==> flow/design.v <==
module fullAdder (a,b,cin,sum,ca); 
input a,b,cin;
output sum,ca;
assign sum = a ^ b ^ cin; 
assign ca= (a&b) | (a&cin) |(cin&b) ; 
endmodule
module fourBitAdder(a,b,cin,sum,ca);
input[3:0] a,b;
input [3:0]cin;
output [3:0] sum;
output [3:0]ca;
fullAdder FA_0(a[0],b[0],cin[0],sum[0],ca[0]);
fullAdder FA_1(a[1],b[1],cin[1],sum[1],ca[1]);
fullAdder FA_2(a[2],b[2],cin[2],sum[2],ca[2]);
fullAdder FA_3(a[3],b[3],cin[3],sum[3],ca[3]);
endmodule
module sixtBitAdder(a,b,cin,sum,ca);
input[15:0] a,b;
input [15:0]cin;
output[15:0] sum;
output [15:0]ca;
fourBitAdder FA_0(a[3:0],b[3:0],cin[3:0],sum[3:0],ca[3:0]);
fourBitAdder FA_1(a[7:4],b[7:4],cin[7:4],sum[7:4],ca[7:4]);
fourBitAdder FA_2(a[11:8],b[11:8],cin[11:8],sum[11:8],ca[11:8]);
fourBitAdder FA_3(a[15:12],b[15:12],cin[15:12],sum[15:12],ca[15:12]);
endmodule
module thirtBitAdder(a,b,cin,sum,ca);
input[31:0] a,b;
input [31:0]cin;
output[31:0] sum;
output [31:0]ca;
sixtBitAdder FA_0(a[15:0],b[15:0],cin[15:0],sum[15:0],ca[15:0]);
sixtBitAdder FA_1(a[31:16],b[31:16],cin[31:16],sum[31:16],ca[31:16]);
endmodule
module sixtyBitAdder(a,b,cin,sum,ca);
input [64:0] a,b;
input [64:0]cin;
output[64:0] sum;
output [64:0]ca;
assign ca[0]=1'b0;
assign sum[64:48]=17'b0;               
assign ca[64:49]=16'b0;
thirtBitAdder FA_0(a[31:0],b[31:0],cin[31:0],sum[31:0],ca[32:1]);
sixtBitAdder FA_1(a[47:32],b[47:32],cin[47:32],sum[47:32],ca[48:33]);
endmodule
module three_fa(sum,ca,a);
input [8:0][64:0]a;
output [2:0][64:0]sum,ca;
sixtyBitAdder a_0(a[0],a[1],a[2],sum[0],ca[0]);
sixtyBitAdder a_1(a[3],a[4],a[5],sum[1],ca[1]);
sixtyBitAdder a_2(a[6],a[7],a[8],sum[2],ca[2]);
endmodule
module three_fam(sum,ca,s,c);
input [4:0][64:0]s;
input [3:0][64:0]c;
output  [2:0][64:0]sum,ca;
sixtyBitAdder a_0(s[0],s[1],c[0],sum[0],ca[0]);
sixtyBitAdder a_1(c[1],s[2],c[2],sum[1],ca[1]);
sixtyBitAdder a_2(s[3],s[4],c[3],sum[2],ca[2]);
endmodule
module ppg(c,a,b);
input[31:0] a,b;
output reg[31:0][64:0] c;
reg [64:0] pp;
integer i,j;
always@(*)
begin
for(i=0;i<32;i+=1)
begin
pp=65'h0000_0000_0000_0000;
for(j=0;j<32;j+=1)
begin
pp[j+i]= a[j] & b[i];
end
c[i]=pp;
end
end
endmodule
module dff_lvl_1 (input [31:0][64:0]d,input [32:1]a2,input [32:1]b2,input [9:1]exp_c,input sign_c,input rst,input clk,output reg [31:0][64:0] q,output reg [74:1] comb);  
    always@(posedge clk )  
       if (!rst)  
       begin
          q <= 0;
          comb <= 0;
       end
       else  
       begin
          q <= d;
          comb[32:1] <= a2;
          comb[64:33] <= b2;
          comb[73:65] <= exp_c;
          comb[74] <= sign_c;  
       end
endmodule  
module dff_lvl_2 (input [9:0][64:0]d1,input [9:0][64:0]d2,input [74:1] comb,input rst,input clk,output reg [9:0][64:0] q1,output reg [9:0][64:0] q2,output reg [74:1] comb1);  
    always@(posedge clk )  
       if (!rst)  
       begin
          q1 <= 0; 
          q2 <= 0;
          comb1<=0; 
       end
       else  
       begin
          q1 <= d1;  
          q2 <= d2;
          comb1<=comb;
       end
endmodule  
module dff_lvl_3 (input [6:0][64:0]d1,input [6:0][64:0]d2,input [74:1] comb,input rst,input clk,output reg [6:0][64:0] q1,output reg [6:0][64:0] q2,output reg [74:1] comb1);  
    always@(posedge clk )  
       if (!rst)  
       begin
          q1 <= 0; 
          q2 <= 0; 
          comb1<=0; 
       end
       else  
       begin
          q1 <= d1;  
          q2 <= d2;
          comb1<=comb;
       end
endmodule  
module dff_lvl_4 (input [4:0][64:0]d1,input [4:0][64:0]d2,input [74:1] comb,input rst,input clk,output reg [4:0][64:0] q1,output reg [4:0][64:0] q2,output reg [74:1] comb1);  
    always@(posedge clk )  
       if (!rst)  
       begin
          q1 <= 0; 
          q2 <= 0; 
          comb1<=0; 
       end
       else  
       begin
          q1 <= d1;  
          q2 <= d2;
          comb1<=comb;
       end
endmodule  
module dff_lvl_5 (input [2:0][64:0]d1,input [2:0][64:0]d2,input [74:1] comb,input rst,input clk,output reg [2:0][64:0] q1,output reg [2:0][64:0] q2,output reg [74:1] comb1);  
    always@(posedge clk )  
       if (!rst)  
       begin
          q1 <= 0; 
          q2 <= 0; 
          comb1<=0; 
       end
       else  
       begin
          q1 <= d1;  
          q2 <= d2;
          comb1<=comb;
       end
endmodule  
module dff_lvl_6 (input [1:0][64:0]d1,input [1:0][64:0]d2,input [74:1] comb,input rst,input clk,output reg [1:0][64:0] q1,output reg [1:0][64:0] q2,output reg [74:1] comb1);  
    always@(posedge clk )  
       if (!rst)  
       begin
          q1 <= 0; 
          q2 <= 0; 
          comb1<=0; 
       end
       else  
       begin
          q1 <= d1;  
          q2 <= d2;
          comb1<=comb;
       end
endmodule  
module dff_lvl_7 (input [64:0]d1,input [64:0]d2,input [74:1] comb,input rst,input clk,output reg [64:0] q1,output reg [64:0] q2,output reg [74:1] comb1);  
    always@(posedge clk )  
       if (!rst)  
       begin
          q1 <= 0; 
          q2 <= 0;
          comb1<=0;  
       end
       else  
       begin
          q1 <= d1;  
          q2 <= d2;
          comb1<=comb;
       end
endmodule  
module kpga(x,ai,bi);
input ai,bi;
output reg[7:0] x;
always @(ai or bi)
if(ai==bi)
begin
if(ai==0)
x="k";
else
x="g";
end
else
x="p";
endmodule
module kpgga(x,ai,bi);
input [7:0] ai,bi;
output [7:0][7:0]x;
kpga kpg_0(x[0],ai[0],bi[0]);
kpga kpg_1(x[1],ai[1],bi[1]);
kpga kpg_2(x[2],ai[2],bi[2]);
kpga kpg_3(x[3],ai[3],bi[3]);
kpga kpg_4(x[4],ai[4],bi[4]);
kpga kpg_5(x[5],ai[5],bi[5]);
kpga kpg_6(x[6],ai[6],bi[6]);
kpga kpg_7(x[7],ai[7],bi[7]);
endmodule
module lvl #(parameter K=0) (y,x);
input [47:0][7:0]x;
output reg [47:0][7:0] y ;
integer i;
always@(*)
begin 
for(i=0;i<48;i=i+1)
begin
y[i]=x[i];
end 
for(i=47;(i-2**K)>=0;i=i-1)
begin 
if(y[i]=="k") 
begin
y[i]="k";
end 
else if(y[i]=="p")  
begin
if(y[i-2**K]=="k")
y[i]="k";
else if(y[i-2**K]=="p")
y[i]="p";
else
y[i]="g";
end
else  
begin
y[i]="g";
end 
end 
end 
endmodule
module dff_lvl (input [47:0][7:0]d,input [74:1] comb,input rst,input clk,output reg [47:0][7:0] q,output reg[47:0] wire1,output reg[47:0] wire2,input [47:0]a,input [47:0]b,output reg [74:1] comb1);  
    always@(posedge clk )  
       if (!rst)  
       begin
          q <= 0;
          wire1<=0;
          wire2<=0;  
          comb1<=0;
       end
       else  
       begin
          q <= d;  
          wire1<=a;
          wire2<=b;
          comb1<=comb;
       end
endmodule  
module dff (input [47:0]a,input [47:0]b,input [74:1] comb,input rst,input clk,output reg [47:0] c,output reg [47:0] d,output reg [74:1] comb1);  
    always @ (posedge clk )  
    begin
       if (!rst)  
       begin
         c <= 0; 
         d <= 0; 
         comb1<=0;
       end
       else  
       begin
          c <= a;
          d <= b;
          comb1<=comb;  
       end
    end
endmodule  
module ppca(y,x,comb,rst,clk,a,b,c,d,combn);
input [47:0][7:0]x;
input [47:0] a,b;
input [74:1] comb;
wire [47:0][7:0]reg1,reg2,reg3,reg4,reg5,reg6;
wire[47:0] wire6,wire7,wire8,wire9,wire10,wire11,wire12,wire13,wire14,wire15,wire16,wire17;
output  [47:0][7:0] y ;
output [47:0] c,d;
output [74:1] combn;
wire  [47:0][7:0] wire1,wire2,wire3,wire4,wire5,wire18 ;
wire [74:1] comb1,comb2,comb3,comb4,comb5,comb6;
input rst,clk;
dff_lvl c1(x,comb,rst,clk,reg1,wire6,wire7,a,b,comb1);  
lvl #(0) m1(wire1,reg1);
dff_lvl c2(wire1,comb1,rst,clk,reg2,wire8,wire9,wire6,wire7,comb2);  
lvl #(1) m2(wire2,reg2);
dff_lvl c3(wire2,comb2,rst,clk,reg3,wire10,wire11,wire8,wire9,comb3);  
lvl #(2) m3(wire3,reg3);
dff_lvl c4(wire3,comb3,rst,clk,reg4,wire12,wire13,wire10,wire11,comb4);  
lvl #(3) m4(wire4,reg4);
dff_lvl c5(wire4,comb4,rst,clk,reg5,wire14,wire15,wire12,wire13,comb5);  
lvl #(4) m5(wire5,reg5);
dff_lvl c6(wire5,comb5,rst,clk,reg6,wire16,wire17,wire14,wire15,comb6);  
lvl #(5) m6(wire18,reg6);
dff_lvl c7(wire18,comb6,rst,clk,y,c,d,wire16,wire17,combn);  
endmodule
module addera(si,a,b,xin,comb,clk,rst,comb2);
input [47:0] a,b;
input[7:0] xin;
wire [48:0][7:0]x;
integer i;
input clk,rst;
input [74:1] comb;
wire [47:0] c,d,e,f;
wire [47:0][7:0] y ;
  output reg[47:0] si;
wire [74:1] comb1;
output [74:1] comb2;
dff m1(a,b,comb,rst,clk,c,d,comb1);   
kpgga kpg_0(x[8:1],c[7:0],d[7:0]);
kpgga kpg_1(x[16:9],c[15:8],d[15:8]);
kpgga kpg_2(x[24:17],c[23:16],d[23:16]);
kpgga kpg_3(x[32:25],c[31:24],d[31:24]);
kpgga kpg_4(x[40:33],c[39:32],d[39:32]);
kpgga kpg_5(x[48:41],c[47:40],d[47:40]);
assign x[0]=xin;
ppca ppc_0(y[47:0],x[47:0],comb1,rst,clk,c,d,e,f,comb2);
always@(*)
begin
for(i=0;i<48;i=i+1)
begin
if(y[i]=="k")
si[i]=(e[i]^f[i])^0;
else
si[i]=(e[i]^f[i])^1;
end
end
endmodule
module wallace(c,a,b,a2,b2,exp_c,sign_c,clk,rst,a3,b3,exp_c3,sign_c3);
input [32:0] a,b;
output[64:0] c;
input [32:1] a2,b2;
output [32:1] a3,b3;
input sign_c;
output sign_c3;
input [9:1]exp_c;
output [9:1]exp_c3;
wire [74:1] comb1,comb2,comb3,comb4,comb5,comb6,comb7,comb8,comb9,comb10;
wire [7:0]xin;
input clk,rst;
assign xin="k";
wire [31:0][64:0] pp;
wire [31:0][64:0] pp_c;
ppg ppg_0(pp_c,a[31:0],b[31:0]);
dff_lvl_1 m1(pp_c,a2,b2,exp_c,sign_c,rst,clk,pp,comb1);  
wire  [9:0][64:0] sum_c,ca_c,sum,ca;
three_fa a_0(sum_c[2:0],ca_c[2:0],pp[8:0]);
three_fa a_1(sum_c[5:3],ca_c[5:3],pp[17:9]);
three_fa a_2(sum_c[8:6],ca_c[8:6],pp[26:18]);
sixtyBitAdder a_3(pp[27],pp[28],pp[29],sum_c[9],ca_c[9]);
dff_lvl_2 m2(sum_c,ca_c,comb1,rst,clk,sum,ca,comb2);  
wire [6:0][64:0] sum2_c,ca2_c,sum2,ca2;
three_fam a_4(sum2_c[2:0],ca2_c[2:0],sum[4:0],ca[3:0]);
three_fam a_5(sum2_c[5:3],ca2_c[5:3],ca[8:4],sum[8:5]);
sixtyBitAdder a_6(sum[9],ca[9],pp[30],sum2_c[6],ca2_c[6]);
dff_lvl_3 m3(sum2_c,ca2_c,comb2,rst,clk,sum2,ca2,comb3);  
wire [4:0][64:0] sum3_c,ca3_c,sum3,ca3;
three_fam a_7(sum3_c[2:0],ca3_c[2:0],sum2[4:0],ca2[3:0]);
sixtyBitAdder a_8(sum2[5],ca2[4],ca2[5],sum3_c[3],ca3_c[3]);
sixtyBitAdder a_9(sum2[6],ca2[6],pp[31],sum3_c[4],ca3_c[4]);
dff_lvl_4 m4(sum3_c,ca3_c,comb3,rst,clk,sum3,ca3,comb4);  
wire [2:0][64:0] sum4_c,ca4_c,sum4,ca4;
three_fam a_10(sum4_c[2:0],ca4_c[2:0],sum3[4:0],ca3[3:0]);
dff_lvl_5 m5(sum4_c,ca4_c,comb4,rst,clk,sum4,ca4,comb5);  
wire [1:0][64:0] sum5_c,ca5_c,sum5,ca5;
sixtyBitAdder a_11(sum4[0],sum4[1],ca4[0],sum5_c[0],ca5_c[0]);
sixtyBitAdder a_12(sum4[2],ca4[1],ca4[2],sum5_c[1],ca5_c[1]);
dff_lvl_6 m6(sum5_c,ca5_c,comb5,rst,clk,sum5,ca5,comb6);  
wire [64:0] sum6_c,ca6_c,sum6,ca6;
sixtyBitAdder a_13(sum5[0],sum5[1],ca5[0],sum6_c,ca6_c);
dff_lvl_7 m7(sum6_c,ca6_c,comb6,rst,clk,sum6,ca6,comb7);  
wire [64:0] sum7_c,ca7_c,sum7,ca7;
reg [64:0] ca5_d;                   
always@(posedge clk)
    if (!rst)
        ca5_d <= 0;
    else
        ca5_d <= ca5[1];
sixtyBitAdder a_14(sum6,ca5_d,ca6,sum7_c,ca7_c);
dff_lvl_7 m8(sum7_c,ca7_c,comb7,rst,clk,sum7,ca7,comb8);  
wire [64:0] sum8_c,ca8_c,sum8,ca8;
sixtyBitAdder a_15(sum7,ca3[4],ca7,sum8_c,ca8_c);
dff_lvl_7 m9(sum8_c,ca8_c,comb8,rst,clk,sum8,ca8,comb9); 
addera a_16(c[47:0],sum8[47:0],ca8[47:0],xin,comb9,clk,rst,comb10);
assign a3=comb10[32:1];
assign b3=comb10[64:33];
assign exp_c3=comb10[73:65];
assign sign_c3=comb10[74];
assign c[64:48]=0;                   
endmodule
module getval(
    input [32:1] a,
    input [32:1] b,
    output reg [32:1] man_a,
    output reg [32:1] man_b,
    output reg [8:1] exp_a,
    output reg [8:1] exp_b,
    output reg sign_a,
    output reg sign_b
);
always@(*)begin
    man_a={32'b0};
    man_b={32'b0};
    man_a [23:1] = a[23:1];
    man_b [23:1] = b[23:1];
    exp_a =a[31:24];
    exp_b =b[31:24];
    sign_a =a[32];
    sign_b =b[32];
    man_a[24]=1'b1;  
    man_b[24]=1'b1;  
    end
endmodule
module mux21(input [9:1] exp_c,input [32:1] a,input [32:1] b,output [9:1] exp_cs);
wire [9:1]exp_c2,sel;
wire s;
assign exp_c2=9'b1111_1111_1;
wire [9:1]t1,t2,t3;
assign s=((exp_c>255) ||(a[31:24]==255) ||(b[31:24]==255) );
assign sel={8{s}};
assign t1=exp_c2 & sel;
assign t2=exp_c & (~sel);
assign t3=t1|t2;
assign exp_cs=t3;
endmodule
module mux22(input ch,input [9:1]exp_c,output [9:1] exp_cs);
assign exp_cs=exp_c+ch;
endmodule
module mux23(input [65:1] man_c,input [32:1] a,input [32:1] b,output [65:1] man_cs);
wire [65:1]t1,t2,t3,t4,t5,t6,sel,sel2,man_c2,man_c3;
wire s,s2;
assign s=(a[23:1]!=0 || b[23:1]!=0);
assign sel={65{s}};
assign man_c2=65'h0000_0010_0000_0000;
assign man_c3={65{1'b0}};
assign t1=sel &man_c2;
assign t2=man_c3 & (~sel);
assign t3=t1|t2;
assign s2=( ((a[31:24]==255 && a[23:1]!=0) || (b[31:24]==255 && b[23:1]!=0)) || ((a[31:24]==255 && a[23:1]==0) || (b[31:24]==255 && b[23:1]==0)) );
assign sel2={65{s2}};
assign t4=sel2 & t3;
assign t5=man_c &(~sel2);
assign t6=t4 | t5;
assign man_cs=t6;
endmodule
module mux24(input ch,input [65:1] man_cs,input [9:1]exp_cs,input [32:1] a,input [32:1] b,output [31:1] c);
wire [65:1]t1,t2,t3,sel,man_c2,man_c3;
reg [65:1] t7;
wire s;
assign s=(a[31:1]==0 || b[31:1]==0);
assign sel={65{s}};
assign man_c2=man_cs;
assign man_c3={65{1'b0}};
assign t1=man_c3 & sel;
assign t2=man_c2 & (~sel);
assign t3=t1|t2;
wire [9:1] t4,t5,t6,sel2,exp_c2,exp_c3;
assign sel2={9{s}};
assign exp_c2={9{1'b0}};
assign exp_c3=exp_cs;
assign t4= exp_c2 & sel2;
assign t5= exp_c3 & (~sel2);
assign t6=t4|t5;
always@(*)
if(ch==1'b1)
t7[47:25]=t3[47:25];
else
t7[47:25]=t3[46:24];
assign c[23:1]=t7[47:25];
assign c[31:24] =t6[8:1];
endmodule
module dff_lvl_p2 (input [31:0]a1,input [31:0]a2,input [32:0]d1,input [32:0]d2,input [7:0]d3,input [7:0]d4,input d5,input d6,input rst,input clk,output reg [31:0] b1,output reg [31:0] b2,output reg [32:0] q1,output reg [32:0] q2,output reg [7:0] q3,output reg [7:0] q4,output reg q5,output reg q6);  
     always@(posedge clk )  
       if (!rst)  
       begin
          q1 <= 0;
          q2 <= 0;
          q3 <= 0;
          q4 <= 0;
          q5 <= 0;
          q6 <= 0;
          b1 <= 0;
          b2 <= 0; 
       end
       else  
       begin
          q1 <= d1;
          q2 <= d2;
          q3 <= d3;
          q4 <= d4;
          q5 <= d5;
          q6 <= d6;
          b1 <= a1;
          b2 <= a2;  
       end
endmodule  
module dff_lvl_p1 (input [32:1]a,input [32:1]b,input rst,input clk,output reg [31:0] c,output reg [31:0] d);  
    always@(posedge clk )  
       if (!rst)  
       begin
          c <= 0; 
          d <= 0; 
       end
       else  
       begin
          c <= a;  
          d <= b;
       end
endmodule 
module dff_lvl_p3 (input a,input [8:1]b,input [32:1]c,input rst,input clk,output reg [31:0] q);  
    always@(posedge clk )  
       if (!rst)  
       begin
          q <= 0; 
       end
       else  
       begin
          q[31]<=a;
          q[30:23]<=b;
          q[22:0]<=c[23:1];
       end
endmodule  
module fpm(
    input [32:1] a,
    input [32:1] b,
    input clk,
    input rst,
    input in_valid,
    output  [32:1] c,
    output out_valid
    );
wire [33:1] w_MAN_a,w_MAN_a2;         
wire [33:1] w_MAN_b,w_MAN_b2;         
wire [8:1] exp_a,exp_b,exp_a2,exp_b2;        
wire [32:1] a1,b1,a2,b2,a3,b3;      
wire sign_a,sign_b,sign_a2,sign_b2;          
reg sign_c;
wire sign_c3;                                
reg [9:1] r_EXP_c;
wire [9:1] w_EXP_c3;                         
wire [9:1] w_EXP_cs;
wire [9:1] w_EXP_cs2;
wire [65:1] w_MAN_c;                         
wire [65:1] w_MAN_cs;
assign w_MAN_a[33]=1'b0;
assign w_MAN_b[33]=1'b0;
reg [19:1] r_VALID;
always@(posedge clk)
    if (!rst)
        r_VALID <= 0;
    else
        r_VALID <= {r_VALID[18:1],in_valid};
assign out_valid=r_VALID[19];
dff_lvl_p1 p1(a,b,rst,clk,a1,b1);
getval m0(a1,b1,w_MAN_a[32:1],w_MAN_b[32:1],exp_a,exp_b,sign_a,sign_b);           
dff_lvl_p2 p2(a1,b1,w_MAN_a,w_MAN_b,exp_a,exp_b,sign_a,sign_b,rst,clk,a2,b2,w_MAN_a2,w_MAN_b2,exp_a2,exp_b2,sign_a2,sign_b2);
always@(*)
begin
    sign_c=sign_a2^sign_b2;
    r_EXP_c=exp_a2+exp_b2-127;
end
wallace m1(w_MAN_c,w_MAN_a2,w_MAN_b2,a2,b2,r_EXP_c,sign_c,clk,rst ,a3,b3,w_EXP_c3,sign_c3 );                                              
    mux22 m2(w_MAN_c[48],w_EXP_c3,w_EXP_cs);             
    mux21 m3(w_EXP_cs,a3,b3,w_EXP_cs2);                  
    mux23 m4(w_MAN_c,a3,b3,w_MAN_cs);                    
    mux24 m5(w_MAN_c[48],w_MAN_cs,w_EXP_cs2,a3,b3,c[31:1]);    
assign c[32]=sign_c3;
endmodule
Reports on fpm. Tool output for the design above, in the order of the flow. Lines are those of the file above, counted from 1. Library cell names are shortened. The mark -- stands for no value.

Top module: fpm. Clock input: clk. Cell library: sky130hd. Library corner: tt_025C_1v80.

Word-level counts. Counts by Yosys on the flattened word-level netlist (proc, flatten, opt, wreduce; memories kept). Register bits leave out memories and registers merged into their read ports (data or address). Print and check cells are left out.

Under bits in latches stands 0. For bits of input ports the number is 67. For output and inout port bits the number is 33. For clocked read ports x word width the number is 0. RAM bits: 0. Under cells after elaboration stands 7221. Memories kept: 0. Under bits in read-only memories stands 0. The figure for register bits is 6543.

The figure for $lt $le $gt $ge is 1. Bitwise gates (word level): 4650. The entry for multipliers reads 0. Div/mod/pow operators: 0. The entry for reductions and logical operators reads 467. $add $sub $neg: 3. Muxes and demuxes: 996. The figure for shift operators is 0. The figure for equal/unequal tests is 585.

Operator list (count): 4-bit two-way mux (722); 7-bit equality test with constant B (356); 1-bit bitwise AND (2225); 1-bit bitwise XOR (1204); 5-bit two-way mux (225); 1-bit OR (974); 8-bit by 7-bit equality test with 1-bit output with constant B (94); 4-bit OR reduction (178); 6-bit equality test with constant B (88); 2-bit OR reduction (225); 1-bit NOT (236); 2-bit AND reduction (47); 47-bit bitwise AND (2); 47-bit NOT (2); 31-bit zero test (2); 1-bit two-way mux (48); 47-bit by 37-bit bitwise AND with 47-bit output (1); 47-bit OR (1); 23-bit zero test (2); 23-bit nonzero test (2); 1-bit equality test (38); 5-bit equality test with constant B (7); 23-bit two-way mux (1); 8-bit equality test with constant B (2); 8-bit bitwise AND (2); 8-bit NOT (2); 8-bit by 8-bit adder with 9-bit output (1); 9-bit by 1-bit adder with 9-bit output (1).

Not listed: further kinds 5, cells in them 14.

Depth. Depth = most cells in a row (Yosys ltp): at word level without a register or memory, in the mapped netlist without a sequential cell, where the memories' decode and read muxes count.

Under word-level depth stands 11. For ABC_AREA the number is 0. The entry for mapped depth reads 11. Mapped depth without buffers: 10.

Synthesis result. Source: synth_stat.txt of the flow (Yosys; design flattened, memories mapped). It holds for the ABC_AREA given above (unset counts as 0); a run with the other value may have another netlist.

The figure for mapped cells is 13206. The figure for sequential part of the area is 0.0992752 mm2. The entry for mapped area reads 0.1549899 mm2. Buffer cells: 691. Under flip-flops stands 4959.

Cells by type: dfxtp_1 (count 4959, area in all 9.93E+04 um2); and2_1 (count 3590, area in all 2.25E+04 um2); fa_1 (count 488, area in all 9769.37 um2); and3_1 (count 706, area in all 4.42E+03 um2); ha_1 (count 205, area in all 2564.96 um2); clkbuf_1 (count 653, area in all 2.45E+03 um2); nor2_1 (count 598, area in all 2.24E+03 um2); nand2_1 (count 380, area in all 1.43E+03 um2); a21oi_1 (count 262, area in all 1.31E+03 um2); nor3_1 (count 223, area in all 1116.07 um2); nor2b_1 (count 116, area in all 725.696 um2); nand4b_1 (count 78, area in all 683.155 um2); xnor2_1 (count 77, area in all 674.397 um2); o21a_1 (count 83, area in all 623.098 um2); nand3b_1 (count 70, area in all 525.504 um2); nand2b_1 (count 83, area in all 519.248 um2); nand3_1 (count 88, area in all 440.422 um2); o21ai_0 (count 60, area in all 300.288 um2).

Not listed: further types 43, cells in them 487. The figures by module come from a second, unflattened synthesis with its own total; it is not the netlist above.

For cell total of the unflattened synthesis the number is 33226. Under area (unflattened synthesis) stands 0.3901755 mm2.

Each row is one instance without its submodules.

By module: dff_lvl (instances 7, cells 1169, area 0.0152058 mm2, sequential area 0.0110906 mm2); dff_lvl_1 (instances 1, cells 4547, area 0.0578017 mm2, sequential area 0.0431214 mm2); dff_lvl_2 (instances 1, cells 2900, area 0.0368015 mm2, sequential area 0.0275064 mm2); fullAdder (instances 1440, cells 1, area 0.00002 mm2, sequential area 0 mm2); dff_lvl_3 (instances 1, cells 2077, area 0.0263928 mm2, sequential area 0.0196989 mm2); dff_lvl_4 (instances 1, cells 1528, area 0.0196538 mm2, sequential area 0.0144939 mm2); dff_lvl_7 (instances 3, cells 430, area 0.0055829 mm2, sequential area 0.0040839 mm2); ppg (instances 1, cells 2273, area 0.0153385 mm2, sequential area 0 mm2); dff_lvl_5 (instances 1, cells 979, area 0.0124569 mm2, sequential area 0.0092889 mm2); dff_lvl_6 (instances 1, cells 705, area 0.0091563 mm2, sequential area 0.0066864 mm2); sixtyBitAdder (instances 30, cells 35, area 0.000259 mm2, sequential area 0 mm2); lvl (K=0) (instances 1, cells 756, area 0.005957 mm2, sequential area 0 mm2); lvl (K=1) (instances 1, cells 745, area 0.0056629 mm2, sequential area 0 mm2); lvl (K=2) (instances 1, cells 725, area 0.0054164 mm2, sequential area 0 mm2).

Further modules, not shown: 22.

Timing after synthesis. OpenSTA on the mapped netlist: ideal clock, no wires. The path of least setup slack (recovery checks aside). Input and output delay are each 20% of the period. Register names are those of the netlist, which keeps one name where synthesis merged equal registers.

Path type: reg2out. Start: reg (no name shown). End: out c[29]. The entry for driving pins on the path reads 12. The entry for slack reads 1450 ps. The entry for path delay reads 2550 ps. For data required time the number is 4000 ps. Output delay: 1000 ps. Clock period: 5000 ps. Time at the first pin: 0 ps. The entry for buffers on the path reads 3. Under data arrival time stands 2550 ps. The figure for synthesis period reached is 3550 ps.

"path delay" is the arrival time less input delay plus setup time. At an output port there is no setup time. "driving pins on the path": output pins that drive a net of the path, with the launching flip-flop's if there is one; two outputs of one cell count as two. "synthesis period reached" = period - worst setup slack (recovery checks aside). The figure is calculated, with input and output delays left at 20% of the set period.

Path through: dfxtp_1 > buf_2 > buf_2 > nand3b_1 > xnor2_2 > inv_1 > clkbuf_1 > ha_1 > ha_1 > nand3_1 > xor2_1 > a31oi_1.

RTL lines, path after synthesis: end: declaration (RTL line 535) `output  [32:1] c,`.

No chain of elaborated cells between the ends is given.

Worst path after layout. From the final timing report of flow run A: the path of least setup slack in the routed layout; clock arrival at registers is part of the times. The path's times are printed in steps of 10 ps; the period is the one set.

Path type: reg2out. Start: reg m1.a_16.ppc_0.c7.wire1[47]. End: out c[30]. The entry for driving pins on the path reads 11. Output delay: 1270 ps. Under data arrival time stands 3880 ps. For data required time the number is 5090 ps. Time at the first pin: 950 ps. The entry for buffers on the path reads 2. Clock period: 6360 ps. The entry for slack reads 1210 ps.

Between the ends stands the longest chain of elaborated cells between them, by number of cells; it is not shown to be the way that was timed. Of several equally long chains one is given. A line is the first line of the expression or statement that the cell stems from. Yosys adds cells for indexed reads and writes and turns some case tables into memories.

Path through: dfxtp_1 > xor2_1 > xnor2_2 > buf_4 > inv_1 > ha_1 > ha_1 > nand3_1 > xor2_1 > a31oi_1 > clkdlybuf4s50_1. Cells in the longest elaborated chain: 11. Under elaborated cells on any way between the ends stands 11. Classes of those cells: add/sub: 1; compare: 1; mux: 1; logic: 6; reduce/logical: 2.

RTL lines, path after layout: start: declaration (RTL line 243) `module dff_lvl (input [47:0][7:0]d,input [74:1] comb,input rst,input clk,output reg [47:0][7:0] q,output reg[4 ...`; start: assignment (RTL line 248) `wire1<=0;`; start: assignment (RTL line 255) `wire1<=a;`; 1-bit bitwise XOR (RTL line 331) `si[i]=(e[i]^f[i])^1;`; 1-bit NOT; 1-bit two-way mux (RTL line 328) `if(y[i]=="k")`; 9-bit by 1-bit adder with 9-bit output (RTL line 433) `assign exp_cs=exp_c+ch;`; 9-bit by 8-bit greater-than comparator with 1-bit output (RTL line 425) `assign s=((exp_c>255) ||(a[31:24]==255) ||(b[31:24]==255) );`; 1-bit logical OR (2 in a row) (RTL line 425); 8-bit NOT (RTL line 428) `assign t2=exp_c & (~sel);`; 8-bit bitwise AND (RTL line 428); 8-bit OR (RTL line 429) `assign t3=t1|t2;`; 8-bit bitwise AND (RTL line 468) `assign t5= exp_c3 & (~sel2);`; end: declaration (RTL line 535) `output  [32:1] c,`.

Subject: fpm on sky130hd, stored results

Hello all,

Top module fpm; platform sky130hd; tools Yosys and OpenROAD; 5 stored runs in no particular order. Input and output delays are each 20% of the period that was set; the output load is 0.01 pF. "achieved clock period" is the run's clock period less its worst setup slack. It is reckoned from that one timing run; input and output delays stay at 20% of the period that was set. By "time on the worst setup path" is meant the share of the clock period that the worst setup path is allowed (20% is reserved at inputs, 20% at outputs), minus its slack. Clock arrival times at its registers enter into it. "total design power" is the tool's figure for a default switching activity; nothing was simulated. "time on the worst setup path" is given in steps of 10 ps.

Flow run A has these settings: ABC_AREA 0; CAP_MARGIN 5; CELL_PAD_IN_SITES_DETAIL_PLACEMENT 1; CORE_ASPECT_RATIO 1.92; CORE_MARGIN 8; CORE_UTILIZATION 35; GPL_ROUTABILITY_DRIVEN 0; GPL_TIMING_DRIVEN 1; HOLD_SLACK_MARGIN 0.08; TNS_END_PERCENT 55; period_ns 6.36; SLEW_MARGIN 20. For the synthesized cell area the run shows 0.1549899 mm2. For the total die area the run shows 0.465522 mm2. The measured standard-cell area of the final layout is 0.175697 mm2. The utilization after layout comes to 39.8 %. The setup slack of the critical path reads 1210 ps. The post-route setup TNS is 0 ps. The worst hold slack in the final report is 387 ps. The total design power is 58905 uW. The achieved clock period comes to 5150 ps. The time on the worst setup path is 3880 ps. Critical path type: reg2out.

Flow run B has these settings: ABC_AREA 1; CAP_MARGIN 5; CELL_PAD_IN_SITES_DETAIL_PLACEMENT 1; CORE_ASPECT_RATIO 1.92; CORE_MARGIN 8; CORE_UTILIZATION 35; GPL_ROUTABILITY_DRIVEN 0; GPL_TIMING_DRIVEN 0; HOLD_SLACK_MARGIN 0.08; TNS_END_PERCENT 55; period_ns 7.22; SLEW_MARGIN 20. For the synthesized cell area the run shows 0.1595017 mm2. For the total die area the run shows 0.478737 mm2. The measured standard-cell area of the final layout is 0.182681 mm2. The utilization after layout comes to 40.2 %. The setup slack of the critical path reads 1156 ps. The post-route setup TNS is 0 ps. The worst hold slack in the final report is 363 ps. The total design power is 52874 uW. The achieved clock period comes to 6064 ps. The time on the worst setup path is 4620 ps. Critical path type: reg2out.

Flow run C has these settings: CORE_UTILIZATION 35; period_ns 5.0; CAP_MARGIN 20; CORE_MARGIN 2; SLEW_MARGIN 20. For the synthesized cell area the run shows 0.1549899 mm2. For the total die area the run shows 0.44817 mm2. The measured standard-cell area of the final layout is 0.177733 mm2. The utilization after layout comes to 40.3 %. The setup slack of the critical path reads 209 ps. The post-route setup TNS is 0 ps. The worst hold slack in the final report is 383 ps. The total design power is 77147 uW. The achieved clock period comes to 4791 ps. The time on the worst setup path is 3790 ps. Critical path type: reg2out.

Flow run D has these settings: ABC_AREA 0; CAP_MARGIN 5; CELL_PAD_IN_SITES_DETAIL_PLACEMENT 1; CORE_ASPECT_RATIO 1.92; CORE_MARGIN 8; CORE_UTILIZATION 35; CTS_CLUSTER_SIZE 93; GPL_ROUTABILITY_DRIVEN 1; GPL_TIMING_DRIVEN 1; HOLD_SLACK_MARGIN 0.08; SLEW_MARGIN 0; TNS_END_PERCENT 55; period_ns 6.36. For the synthesized cell area the run shows 0.1549899 mm2. For the total die area the run shows 0.465522 mm2. The measured standard-cell area of the final layout is 0.176041 mm2. The utilization after layout comes to 39.9 %. The setup slack of the critical path reads 1268 ps. The post-route setup TNS is 0 ps. The worst hold slack in the final report is 376 ps. The total design power is 59423 uW. The achieved clock period comes to 5092 ps. The time on the worst setup path is 3820 ps. Critical path type: reg2out.

Flow run E has these settings: CORE_UTILIZATION 35; period_ns 4.8; CAP_MARGIN 20; CORE_MARGIN 2; SLEW_MARGIN 20. For the synthesized cell area the run shows 0.1549899 mm2. For the total die area the run shows 0.44817 mm2. The measured standard-cell area of the final layout is 0.177633 mm2. The utilization after layout comes to 40.3 %. The setup slack of the critical path reads 180 ps. The post-route setup TNS is 0 ps. The worst hold slack in the final report is 392 ps. The total design power is 79982 uW. The achieved clock period comes to 4620 ps. The time on the worst setup path is 3660 ps. Critical path type: reg2out.

Thanks
